==> flow/design.v <==
module AHB_Master_ALU_REG_pipelined (
    input wire        HCLK,        
    input wire        HRESETn,     
    output reg [31:0] HADDR,       
    output reg [2:0] HBURST,         
    output reg [2:0]  HSIZE,       
    output reg [1:0]  HTRANS,      
    output reg [31:0] HWDATA,      
    output reg        HWRITE,      
    input wire [31:0] HRDATA,      
    input wire        HREADY,      
    input wire        HRESP,
    input wire [63:0] cpu_inst
);
    wire [31:0] ReadData1, ReadData2;
    wire [31:0] ALUResult;
    reg RegWrite;
    reg [31:0] WriteData;
    reg type_data ;
    reg ALU_REG;
    reg write_read;
    reg [7:0] burst_length;
    reg [2:0] ReadReg1_ADDR;  
    reg [2:0] ReadReg2_ADDR;   
    reg [2:0] WriteReg_ADDR;   
    reg [2:0] AlU_OP;
    reg [2:0] WriteReg_ADDR2;
    reg [31:0] HWDATA_t;
    reg [31:0] HADDR_delay;
ALU alu(
    .A(ReadData1),
    .B(ReadData2),
    .AlU_OP(AlU_OP),
    .Result(ALUResult)
);
RegisterFile rf(
    .clk(HCLK),
    .rst_n(HRESETn),
    .ReadReg1_ADDR(ReadReg1_ADDR),
    .ReadReg2_ADDR(ReadReg2_ADDR),
    .WriteReg_ADDR(WriteReg_ADDR2),
    .WriteData(WriteData),
    .RegWrite(RegWrite),
    .ReadData1(ReadData1),
    .ReadData2(ReadData2)
);
localparam      IDLE         = 2'b00,
                BUSY     = 2'b01,
                NONSEQ   = 2'b10,
                SEQ      = 2'b11;
reg [9:0] burst_counter;
reg work;
always @(posedge HCLK or negedge HRESETn) begin
    if (!HRESETn)
        HADDR_delay <= 32'b0;
    else
        HADDR_delay <= cpu_inst [63:32];
end
always @(posedge HCLK or negedge HRESETn) begin
    if (!HRESETn)
    begin   
        HTRANS <= IDLE;   
        HADDR <= 32'b0;
        HBURST <= 3'b0;
        HSIZE <= 3'b0;
        HWDATA <= 32'b0;
        HWRITE <= 1'b0;
        RegWrite <= 1'b0;
        WriteData <= 32'b0;
        type_data <= 1'b0;
        ALU_REG <= 1'b0;
        write_read <= 1'b0;
        burst_length <= 8'b0;
        ReadReg1_ADDR <= 3'b0;
        ReadReg2_ADDR <= 3'b0;
        WriteReg_ADDR <= 3'b0;
        AlU_OP <= 3'b0;
        WriteReg_ADDR2 <= 3'b0;
        HWDATA_t <= 32'b0;
        burst_counter <= 10'b0;
        work <= 1'b0;
    end
    else
begin
        RegWrite <= 0;
        case (HTRANS)
            IDLE:begin
                if (type_data == 1)
                begin
                    if(ALU_REG)
                        begin
                            if(write_read)
                            begin
                                WriteData   <= ALUResult;
                                RegWrite    <= 1;
                            end                           
                             else
                            begin
                                HWDATA_t      <= ALUResult;
                                RegWrite    <= 0;
                            end                        end
                        else
                        begin
                            if (HWRITE)
                            begin
                                WriteData   <= HRDATA;
                                RegWrite    <= 1;
                            end
                            else
                            begin
                                HWDATA_t      <= ReadData1;
                                RegWrite    <= 0;
                            end
                        end
                        type_data <= 1;
                end
                type_data <= 1;
                HADDR <= HADDR_delay;
                HSIZE <= cpu_inst[6:4];  
                HWRITE <= cpu_inst[0];   
                HBURST <= cpu_inst[3:1];
                work <= cpu_inst[7];
                write_read <= cpu_inst [31];
                ALU_REG <= cpu_inst [18];
                burst_length <= cpu_inst[15:8];
                ReadReg1_ADDR <= cpu_inst[21:19]; 
                ReadReg2_ADDR <=  cpu_inst[24:22]; 
                WriteReg_ADDR <=  cpu_inst[27:25]; 
                WriteReg_ADDR2 <= WriteReg_ADDR;
                HWDATA <= HWDATA_t;
                AlU_OP <= cpu_inst [30:28];
                if (HREADY && work) begin
                    HTRANS <= NONSEQ;
                    burst_counter <= 0;        
                end
            end 
            BUSY:begin
                work <= cpu_inst[7];
                if (work) begin
                    HTRANS <= IDLE; 
                end
            end
            NONSEQ:begin
                type_data <= 1;
                HADDR <= HADDR_delay;
                HSIZE <= cpu_inst[6:4];  
                HWRITE <= cpu_inst[0];   
                HBURST <= cpu_inst[3:1];
                work <= cpu_inst[7];
                write_read <= cpu_inst [31];
                ALU_REG <= cpu_inst [18];
                burst_length <= cpu_inst[15:8];
                ReadReg1_ADDR <= cpu_inst[21:19]; 
                ReadReg2_ADDR <=  cpu_inst[24:22]; 
                WriteReg_ADDR <=  cpu_inst[27:25]; 
                WriteReg_ADDR2 <= WriteReg_ADDR;
                HWDATA <= HWDATA_t;
                AlU_OP <= cpu_inst [30:28];
                if(ALU_REG)
                        begin
                            if(write_read)
                            begin
                                WriteData   <= ALUResult;
                                RegWrite    <= 1;
                            end
                            else
                            begin
                                HWDATA_t      <= ALUResult;
                                RegWrite    <= 0;
                            end
                        end
                        else
                        begin
                            if (HWRITE)
                            begin
                                WriteData   <= HRDATA;
                                RegWrite    <= 1;
                            end
                            else
                            begin
                                HWDATA_t      <= ReadData1;
                                RegWrite    <= 0;
                            end
                        end
                if (HREADY) begin
                    if (!work)
                    HTRANS <= BUSY;
                    else if (HBURST) begin
                        type_data <= 1;
                        burst_counter <= burst_counter + 1;
                        HTRANS <= SEQ;
                    end else begin
                        type_data <= 1;
                        HTRANS <= IDLE;
                    end
                end
            end  
            SEQ:begin
                HWDATA <= HWDATA_t;
                ReadReg1_ADDR <= ReadReg1_ADDR +1;
                WriteReg_ADDR <=  WriteReg_ADDR;
                WriteReg_ADDR2 <= WriteReg_ADDR;
                RegWrite    <= 0;
                if (HREADY) begin
                    if(ALU_REG)
                        begin
                            if(write_read)
                            begin
                                WriteData   <= ALUResult;
                                RegWrite    <= 1;
                            end
                            else
                            begin
                                HWDATA_t      <= ALUResult;
                                RegWrite    <= 0;
                            end                        end
                        else
                        begin
                            if (HWRITE)
                            begin
                                WriteData   <= HRDATA;
                                RegWrite    <= 1;
                            end
                            else
                            begin
                                HWDATA_t      <= ReadData1;
                                RegWrite    <= 0;
                            end
                        end
                    HADDR <= HADDR + (4 << HSIZE); 
                        burst_counter <= burst_counter + 1;
                    if (!work)
                    HTRANS <= BUSY;
                    else if(HBURST == 3'b001 && burst_counter * HSIZE < 8'b11111111 && burst_counter < burst_length-1)
                    HTRANS <= SEQ;
                        else begin
                        HTRANS <= IDLE;
                    end
                end  
            end
            default:HTRANS <= IDLE;
        endcase
    end
end
endmodule
module ALU(
    input [31:0] A,    
    input [31:0] B,       
    input [2:0] AlU_OP,   
    output reg [31:0] Result 
);
    always @(*) begin
        case (AlU_OP)
            3'b000: Result = A + B;     
            3'b001: Result = A - B;     
            3'b010: Result = A & B;     
            3'b011: Result = A | B;     
            3'b100: Result = A ^ B;     
            3'b101: Result = ~A;        
            3'b110: Result = A << 1;    
            3'b111: Result = A >> 1;    
            default: Result = 8'b0;
        endcase
    end
endmodule
module RegisterFile(
    input clk,
    input rst_n,
    input [2:0] ReadReg1_ADDR,
    input [2:0] ReadReg2_ADDR,
    input [2:0] WriteReg_ADDR,
    input [31:0] WriteData,
    input RegWrite,
    output [31:0] ReadData1,
    output [31:0] ReadData2
);
    reg [31:0] registers [7:0]; 
    assign ReadData1 = registers[ReadReg1_ADDR];
    assign ReadData2 = registers[ReadReg2_ADDR];
    integer i;
    always @(posedge clk or negedge rst_n) begin
        if (!rst_n) begin
            for (i = 0; i < 8; i = i + 1)
                registers[i] <= 32'b0;
        end
        else if (RegWrite) begin
            registers[WriteReg_ADDR] <= WriteData;
        end
    end
endmodule
# --- Tool chain data of AHB_Master_ALU_REG_pipelined ---
# Each step is given for the RTL above and for the edited RTL.
# "orig" refers to lines of the RTL above, "edited" to lines of the edited file.
# "diff" is "edited" less "orig", of the values as shown.
# Library cell names are shortened.
setup:
  design: "AHB_Master_ALU_REG_pipelined"
  clock_port: "HCLK"
  lib: "sky130hd"
  lib_corner: "tt_025C_1v80"

# --- Diff ---
# The edit as a unified diff against the file above.
# The edit is scripted: it alters the design's behaviour and was not made to optimise anything.
# begin of diff
@@ -232,5 +232,5 @@
                     if (!work)
                     HTRANS <= BUSY;
-                    else if(HBURST == 3'b001 && burst_counter * HSIZE < 8'b11111111 && burst_counter < burst_length-1)
+                    else if(HBURST == 3'b001 && burst_counter * HSIZE < 8'b11111111 && burst_counter < (burst_length^1))
                     HTRANS <= SEQ;
                         else begin
# end of diff

# --- Word level ---
# Counts by Yosys on the flattened word-level netlist (proc, flatten, opt, wreduce). Print and check cells are left out.
bits:
  columns: ["item", "orig", "edited", "diff"]
  rows:
  - ["register_bits", 463, 463, 0]
  - ["inputBits", 100, 100, 0]
  - ["out_inout_bits", 73, 73, 0]
  - ["wordCells", 148, 148, 0]
op_classes:
  columns: ["item", "orig", "edited", "diff"]
  rows:
  - ["addsub", 6, 5, -1]
  - ["mul", 1, 1, 0]
  - ["n_cmp", 2, 2, 0]
  - ["equal", 39, 39, 0]
  - ["shifts", 1, 1, 0]
  - ["mux", 39, 39, 0]
  - ["n_logic", 4, 5, 1]
  - ["reduce_and_logical", 27, 27, 0]
ops:
  columns: ["op", "orig", "edited", "diff"]
  rows:
  - ["10-bit by 32-bit < comparator with 1-bit output", 1, 0, -1]
  - ["8-bit by 1-bit subtractor with 9-bit output (second input constant)", 1, 0, -1]
  - ["10-bit by 8-bit < comparator with 1-bit output", 0, 1, 1]
  - ["1-bit inverter", 0, 1, 1]
  - ["3-bit equality test (second input constant)", 16, 16, 0]
  - ["32-bit 2-to-1 mux", 11, 11, 0]
  - ["2-bit AND reduction", 9, 9, 0]
  - ["3-bit by 2-bit equality test with 1-bit output (second input constant)", 8, 8, 0]
  - ["2-bit 2-to-1 mux", 8, 8, 0]
  - ["2-bit != test (second input constant)", 7, 7, 0]
  - ["3-bit by 1-bit equality test with 1-bit output (second input constant)", 5, 5, 0]
  - ["1-bit 2-to-1 mux", 5, 5, 0]
  - ["10-bit 2-to-1 mux", 5, 5, 0]
  - ["3-bit zero test", 4, 4, 0]
  - ["1-bit logical AND", 3, 3, 0]
  - ["32-bit case mux with 8-bit select", 3, 3, 0]
  - ["32-bit adder", 2, 2, 0]
  - ["2-bit equality test (second input constant)", 2, 2, 0]
  - ["32-bit case mux with 3-bit select", 2, 2, 0]
  - ["3-bit nonzero test", 2, 2, 0]
  - ["3-bit OR reduction", 2, 2, 0]
  - ["10-bit by 1-bit adder with 10-bit output (second input constant)", 1, 1, 0]
  - ["3-bit by 1-bit adder with 3-bit output (second input constant)", 1, 1, 0]
  - ["32-bit AND", 1, 1, 0]
  - ["2-bit by 1-bit equality test with 1-bit output (second input constant)", 1, 1, 0]
  - ["2-bit zero test", 1, 1, 0]
  - ["10-bit by 8-bit < comparator with 1-bit output (second input constant)", 1, 1, 0]
  - ["10-bit by 3-bit multiplier with 10-bit output", 1, 1, 0]
# The list need not be complete.

# --- Depth ---
# Yosys ltp: most cells in a row. Word level: on the elaborated netlist, between registers, memories and ports. Mapped: between sequential cells and ports; inverters and the memories' decode and read muxes count.
logic_depth:
  columns: ["item", "orig", "edited", "diff"]
  rows:
  - ["word_depth", 8, 8, 0]
  - ["ABC_AREA", "0", "0", null]
  - ["ltp_mapped", 28, 26, -2]
  - ["depth_no_buf", 24, 22, -2]

# --- After synthesis ---
# Source: synth_stat.txt of the flow (Yosys; design flattened, memories mapped). It holds for the ABC_AREA given above (unset counts as 0); a run with the other value may have another netlist.
types:
  columns: ["cell", "orig", "edited", "diff"]
  rows:
  - ["nor2_1", 216, 179, -37]
  - ["mux2_2", 345, 366, 21]
  - ["o22ai_1", 29, 48, 19]
  - ["buf_2", 28, 9, -19]
  - ["o21ai_0", 156, 143, -13]
  - ["o21ai_1", 14, 2, -12]
  - ["a221oi_1", 38, 27, -11]
  - ["xnor2_1", 58, 48, -10]
  - ["a22oi_1", 15, 6, -9]
  - ["a32oi_1", 9, 0, -9]
  - ["buf_6", 9, 18, 9]
  - ["mux2i_1", 76, 84, 8]
  - ["o211ai_1", 24, 32, 8]
  - ["or3_1", 11, 3, -8]
  - ["a22o_1", 0, 8, 8]
  - ["a21oi_1", 163, 157, -6]
  - ["clkbuf_1", 132, 138, 6]
  - ["o31ai_1", 27, 33, 6]
# The list need not be complete.
synth_totals:
  columns: ["item", "orig", "edited", "diff"]
  rows:
  - ["cells", 2864, 2810, -54]
  - ["synth_area_um2", 28599.9, 28350.9, -249.0]
  - ["sequential_area_um2", 11586.1, 11586.1, 0.0]
  - ["ffs", 463, 463, 0]
  - ["n_buf", 192, 183, -9]
# By module: a second synthesis without flattening, with its own total; a netlist apart from the flattened one above.
unflattened:
  columns: ["item", "orig", "edited", "diff"]
  rows:
  - ["hier_cells", 2810, 2791, -19]
  - ["hier_area_um2", 29062.9, 28959.0, -103.9]
# Rows give one instance, submodules left out.
modules_orig:
  columns: ["mod", "instances", "cells", "mod_area_um2", "mod_seq_area_um2"]
  rows:
  - ["RegisterFile", 1, 1115, 13689.4, 6406.1]
  - ["AHB_Master_ALU_REG_pipelined", 1, 957, 10362.4, 5180.0]
  - ["ALU", 1, 738, 5011.1, 0.0]
modules_edited:
  columns: ["mod", "instances", "cells", "mod_area_um2", "mod_seq_area_um2"]
  rows:
  - ["RegisterFile", 1, 1115, 13689.4, 6406.1]
  - ["AHB_Master_ALU_REG_pipelined", 1, 926, 10063.4, 5180.0]
  - ["ALU", 1, 750, 5206.2, 0.0]

# --- Path before layout ---
# Path of least setup slack by OpenSTA after synthesis, without wires, with an ideal clock, recovery checks aside; 20% of the period is set as input and as output delay. Where synthesis merged equal registers, the netlist keeps one of their names.
synth_timing:
  columns: ["item", "orig", "edited", "diff"]
  rows:
  - ["kind", "reg2reg", "reg2reg", null]
  - ["startpoint", "register ReadReg1_ADDR[2]", "register ReadReg2_ADDR[1]", null]
  - ["endpoint", "register HWDATA_t[24]", "register HWDATA_t[24]", null]
  - ["clock_period_ns", 6.0, 6.0, 0.0]
  - ["setup_ns", 0.121, 0.132, 0.011]
  - ["t_first_pin_ns", 0.000, 0.000, 0.000]
  - ["t_arrival_ns", 4.923, 4.585, -0.338]
  - ["t_required_ns", 5.879, 5.868, -0.011]
  - ["path_slack_ns", 0.956, 1.282, 0.326]
  - ["delay_ns", 5.044, 4.717, -0.327]
  - ["driving_pins", 24, 23, -1]
  - ["n_path_buf", 5, 3, -2]
  - ["period_less_setup_slack_ns", 5.044, 4.718, -0.326]
# "delay_ns" = arrival - input delay + setup time.
# "driving_pins" counts driving pins, that of a launching flip-flop among them; a cell with two outputs on the path counts twice.
# "period_less_setup_slack_ns" is the clock period less the worst setup slack; recovery checks do not enter. This is arithmetic on one report: input and output delays are still those of the set period (20% each).
# Between the ends stands the longest chain of elaborated cells between them, by number of cells; it is not shown to be the way that was timed. Of several equally long chains one is given.
# Each line given opens the expression or statement behind the cell; cells for indexed reads and writes are added by Yosys, which also makes memories of some case tables.
# A register here has more assigning lines than the two given.
synth_between_orig:
  path_cell_list: "dfrtp_1 -> clkbuf_1 -> inv_1 -> clkbuf_1 -> ha_1 -> nor4_1 -> nand2b_1 -> buf_2 -> buf_2 -> buf_2 -> a21oi_1 -> inv_1 -> ha_1 -> fa_1 -> nor2b_1 -> o21a_1 -> o21ai_0 -> a2111oi_0 -> nor2_1 -> or3_1 -> o2111ai_1 -> mux2i_1 -> o211a_1 -> o21ai_1"
  elab_chain_len: 8
  cells_between: 22
  classes_between: "2 x add/sub; 7 x eq/ne; 8 x mux; 4 x logic; 1 x reduce/logical"
synth_lines_orig:
  columns: ["item", "line_no", "source"]
  rows:
  - ["from (decl)", 23, "reg [2:0] ReadReg1_ADDR;"]
  - ["from (assign)", 126, "ReadReg1_ADDR <= cpu_inst[21:19];"]
  - ["from (assign)", 153, "ReadReg1_ADDR <= cpu_inst[21:19];"]
  - ["3-bit equality test", 278, "assign ReadData1 = registers[ReadReg1_ADDR];"]
  - ["32-bit case mux with 8-bit select", 278, null]
  - ["32-bit subtractor", 255, "3'b001: Result = A - B;"]
  - ["32-bit case mux with 8-bit select", 253, "case (AlU_OP)"]
  - ["32-bit 2-to-1 mux", 207, "if(write_read)"]
  - ["32-bit 2-to-1 mux", 205, "if(ALU_REG)"]
  - ["32-bit 2-to-1 mux", 204, "if (HREADY) begin"]
  - ["32-bit case mux with 3-bit select", 86, "case (HTRANS)"]
  - ["to (assign)", 99, "HWDATA_t      <= ALUResult;"]
  - ["to (assign)", 111, "HWDATA_t      <= ReadData1;"]
  - ["to (decl)", 28, "reg [31:0] HWDATA_t;"]
synth_between_edited:
  path_cell_list: "dfrtp_1 -> buf_6 -> nor2b_1 -> buf_2 -> a222oi_1 -> o2bb2ai_1 -> ha_1 -> nand2_1 -> nor4b_1 -> and2_1 -> nand2_1 -> o21ai_0 -> xnor2_1 -> ha_1 -> clkbuf_1 -> and3_1 -> a22o_1 -> or3_1 -> o221ai_1 -> a21oi_1 -> a41o_1 -> a211oi_1 -> o21ai_0"
  elab_chain_len: 8
  cells_between: 20
  classes_between: "2 x add/sub; 7 x eq/ne; 7 x mux; 3 x logic; 1 x reduce/logical"
synth_lines_edited:
  columns: ["item", "line_no", "source"]
  rows:
  - ["from (decl)", 24, "reg [2:0] ReadReg2_ADDR;"]
  - ["from (assign)", 127, "ReadReg2_ADDR <=  cpu_inst[24:22];"]
  - ["from (assign)", 154, "ReadReg2_ADDR <=  cpu_inst[24:22];"]
  - ["3-bit equality test", 279, "assign ReadData2 = registers[ReadReg2_ADDR];"]
  - ["32-bit case mux with 8-bit select", 279, null]
  - ["32-bit subtractor", 255, "3'b001: Result = A - B;"]
  - ["32-bit case mux with 8-bit select", 253, "case (AlU_OP)"]
  - ["32-bit 2-to-1 mux", 207, "if(write_read)"]
  - ["32-bit 2-to-1 mux", 205, "if(ALU_REG)"]
  - ["32-bit 2-to-1 mux", 204, "if (HREADY) begin"]
  - ["32-bit case mux with 3-bit select", 86, "case (HTRANS)"]
  - ["to (assign)", 99, "HWDATA_t      <= ALUResult;"]
  - ["to (assign)", 111, "HWDATA_t      <= ReadData1;"]
  - ["to (decl)", 28, "reg [31:0] HWDATA_t;"]

# --- Path in the finished layout ---
# From the final timing report of the runs of pair 1: the path of least setup slack in the routed layout; clock arrival at registers is part of the times.
layout_timing:
  columns: ["item", "orig", "edited", "diff"]
  rows:
  - ["kind", "reg2reg", "reg2reg", null]
  - ["startpoint", "register ReadReg2_ADDR[1]", "register ReadReg2_ADDR[2]", null]
  - ["endpoint", "register WriteData[23]", "register HWDATA_t[31]", null]
  - ["clock_period_ns", 6.0, 6.0, 0.0]
  - ["setup_ns", 0.11, 0.11, 0.00]
  - ["t_first_pin_ns", 0.61, 0.60, -0.01]
  - ["t_arrival_ns", 6.15, 6.24, 0.09]
  - ["t_required_ns", 6.50, 6.51, 0.01]
  - ["path_slack_ns", 0.35, 0.27, -0.08]
  - ["driving_pins", 25, 22, -3]
  - ["n_path_buf", 5, 1, -4]
# Between the ends stands the longest chain of elaborated cells between them, by number of cells; it is not shown to be the way that was timed. Of several equally long chains one is given.
# A register here has more assigning lines than the two given.
layout_between_orig:
  path_cell_list: "dfrtp_4 -> buf_4 -> nor2b_1 -> buf_4 -> buf_4 -> a222oi_1 -> o2bb2ai_2 -> inv_2 -> nor4_4 -> nand2_2 -> o21ai_0 -> xnor2_1 -> ha_1 -> a21o_1 -> a21o_1 -> a21oi_1 -> buf_4 -> o21ai_0 -> o21ba_2 -> o31ai_1 -> a21oi_1 -> mux2_2 -> o311ai_0 -> buf_4 -> a21oi_1"
  elab_chain_len: 8
  cells_between: 20
  classes_between: "2 x add/sub; 7 x eq/ne; 7 x mux; 3 x logic; 1 x reduce/logical"
layout_lines_orig:
  columns: ["item", "line_no", "source"]
  rows:
  - ["from (decl)", 24, "reg [2:0] ReadReg2_ADDR;"]
  - ["from (assign)", 127, "ReadReg2_ADDR <=  cpu_inst[24:22];"]
  - ["from (assign)", 154, "ReadReg2_ADDR <=  cpu_inst[24:22];"]
  - ["3-bit equality test", 279, "assign ReadData2 = registers[ReadReg2_ADDR];"]
  - ["32-bit case mux with 8-bit select", 279, null]
  - ["32-bit subtractor", 255, "3'b001: Result = A - B;"]
  - ["32-bit case mux with 8-bit select", 253, "case (AlU_OP)"]
  - ["32-bit 2-to-1 mux", 207, "if(write_read)"]
  - ["32-bit 2-to-1 mux", 205, "if(ALU_REG)"]
  - ["32-bit 2-to-1 mux", 204, "if (HREADY) begin"]
  - ["32-bit case mux with 3-bit select", 86, "case (HTRANS)"]
  - ["to (assign)", 94, "WriteData   <= ALUResult;"]
  - ["to (assign)", 163, "WriteData   <= ALUResult;"]
  - ["to (decl)", 18, "reg [31:0] WriteData;"]
layout_between_edited:
  path_cell_list: "dfrtp_4 -> or3_4 -> o22ai_1 -> ha_1 -> nand2_1 -> nor4b_1 -> buf_4 -> and2_1 -> nand2_1 -> o21ai_0 -> xnor2_1 -> ha_1 -> nand4_1 -> o22ai_2 -> nor2_1 -> a31oi_1 -> a21o_1 -> nor3_1 -> o31ai_1 -> xnor2_1 -> o2111ai_2 -> a22o_1"
  elab_chain_len: 8
  cells_between: 20
  classes_between: "2 x add/sub; 7 x eq/ne; 7 x mux; 3 x logic; 1 x reduce/logical"
layout_lines_edited:
  columns: ["item", "line_no", "source"]
  rows:
  - ["from (decl)", 24, "reg [2:0] ReadReg2_ADDR;"]
  - ["from (assign)", 127, "ReadReg2_ADDR <=  cpu_inst[24:22];"]
  - ["from (assign)", 154, "ReadReg2_ADDR <=  cpu_inst[24:22];"]
  - ["3-bit equality test", 279, "assign ReadData2 = registers[ReadReg2_ADDR];"]
  - ["32-bit case mux with 8-bit select", 279, null]
  - ["32-bit subtractor", 255, "3'b001: Result = A - B;"]
  - ["32-bit case mux with 8-bit select", 253, "case (AlU_OP)"]
  - ["32-bit 2-to-1 mux", 207, "if(write_read)"]
  - ["32-bit 2-to-1 mux", 205, "if(ALU_REG)"]
  - ["32-bit 2-to-1 mux", 204, "if (HREADY) begin"]
  - ["32-bit case mux with 3-bit select", 86, "case (HTRANS)"]
  - ["to (assign)", 99, "HWDATA_t      <= ALUResult;"]
  - ["to (assign)", 111, "HWDATA_t      <= ReadData1;"]
  - ["to (decl)", 28, "reg [31:0] HWDATA_t;"]

# --- Layout results ---
# Both versions went through the flow (Yosys, OpenROAD) with the same settings in each pair. Constraints: input delay and output delay 20% of the set period each, output load 0.01 pF.
flow_settings_pair_1:
  CORE_UTILIZATION: 40
  PLACE_DENSITY: 0.6
  period_ns: 6.0
  CAP_MARGIN: 20
  CORE_MARGIN: 2
  SLEW_MARGIN: 20
measured_pair_1:
  columns: ["item", "orig", "edited", "diff"]
  rows:
  - ["yosys_chip_area_um2", 28599.9, 28350.9, -249.0]
  - ["final_die_area_um2", 73655.2, 73024.3, -630.9]
  - ["stdcell_area_um2", 34171.5, 33365.8, -805.7]
  - ["finalUtil_frac", 0.48, 0.476, -0.004]
  - ["ws_setup_ns", 0.345, 0.271, -0.074]
  - ["total_negative_slack_ns", 0.000, 0.000, 0.000]
  - ["final_hold_ws_ns", 0.445, 0.458, 0.013]
  - ["achievedPeriod_ns", 5.655, 5.729, 0.074]
flow_settings_pair_2:
  CAP_MARGIN: 10
  CELL_PAD_IN_SITES_DETAIL_PLACEMENT: 2
  CORE_UTILIZATION: 29
  PLACE_DENSITY: 0.59
  SETUP_SLACK_MARGIN: 1.36
  TNS_END_PERCENT: 85
  period_ns: 6.55
  CORE_MARGIN: 2
  SLEW_MARGIN: 20
measured_pair_2:
  columns: ["item", "orig", "edited", "diff"]
  rows:
  - ["yosys_chip_area_um2", 28599.9, 28350.9, -249.0]
  - ["final_die_area_um2", 101149.0, 100280.0, -869.0]
  - ["stdcell_area_um2", 36048.3, 35301.4, -746.9]
  - ["finalUtil_frac", 0.367, 0.364, -0.003]
  - ["ws_setup_ns", -0.718, -0.026, 0.692]
  - ["total_negative_slack_ns", -4.730, -0.026, 4.704]
  - ["final_hold_ws_ns", 0.441, 0.453, 0.012]
  - ["achievedPeriod_ns", 7.268, 6.576, -0.692]
# By "achievedPeriod_ns" is meant the clock period of the run minus its worst setup slack. This is arithmetic on one report: input and output delays are still those of the set period (20% each).
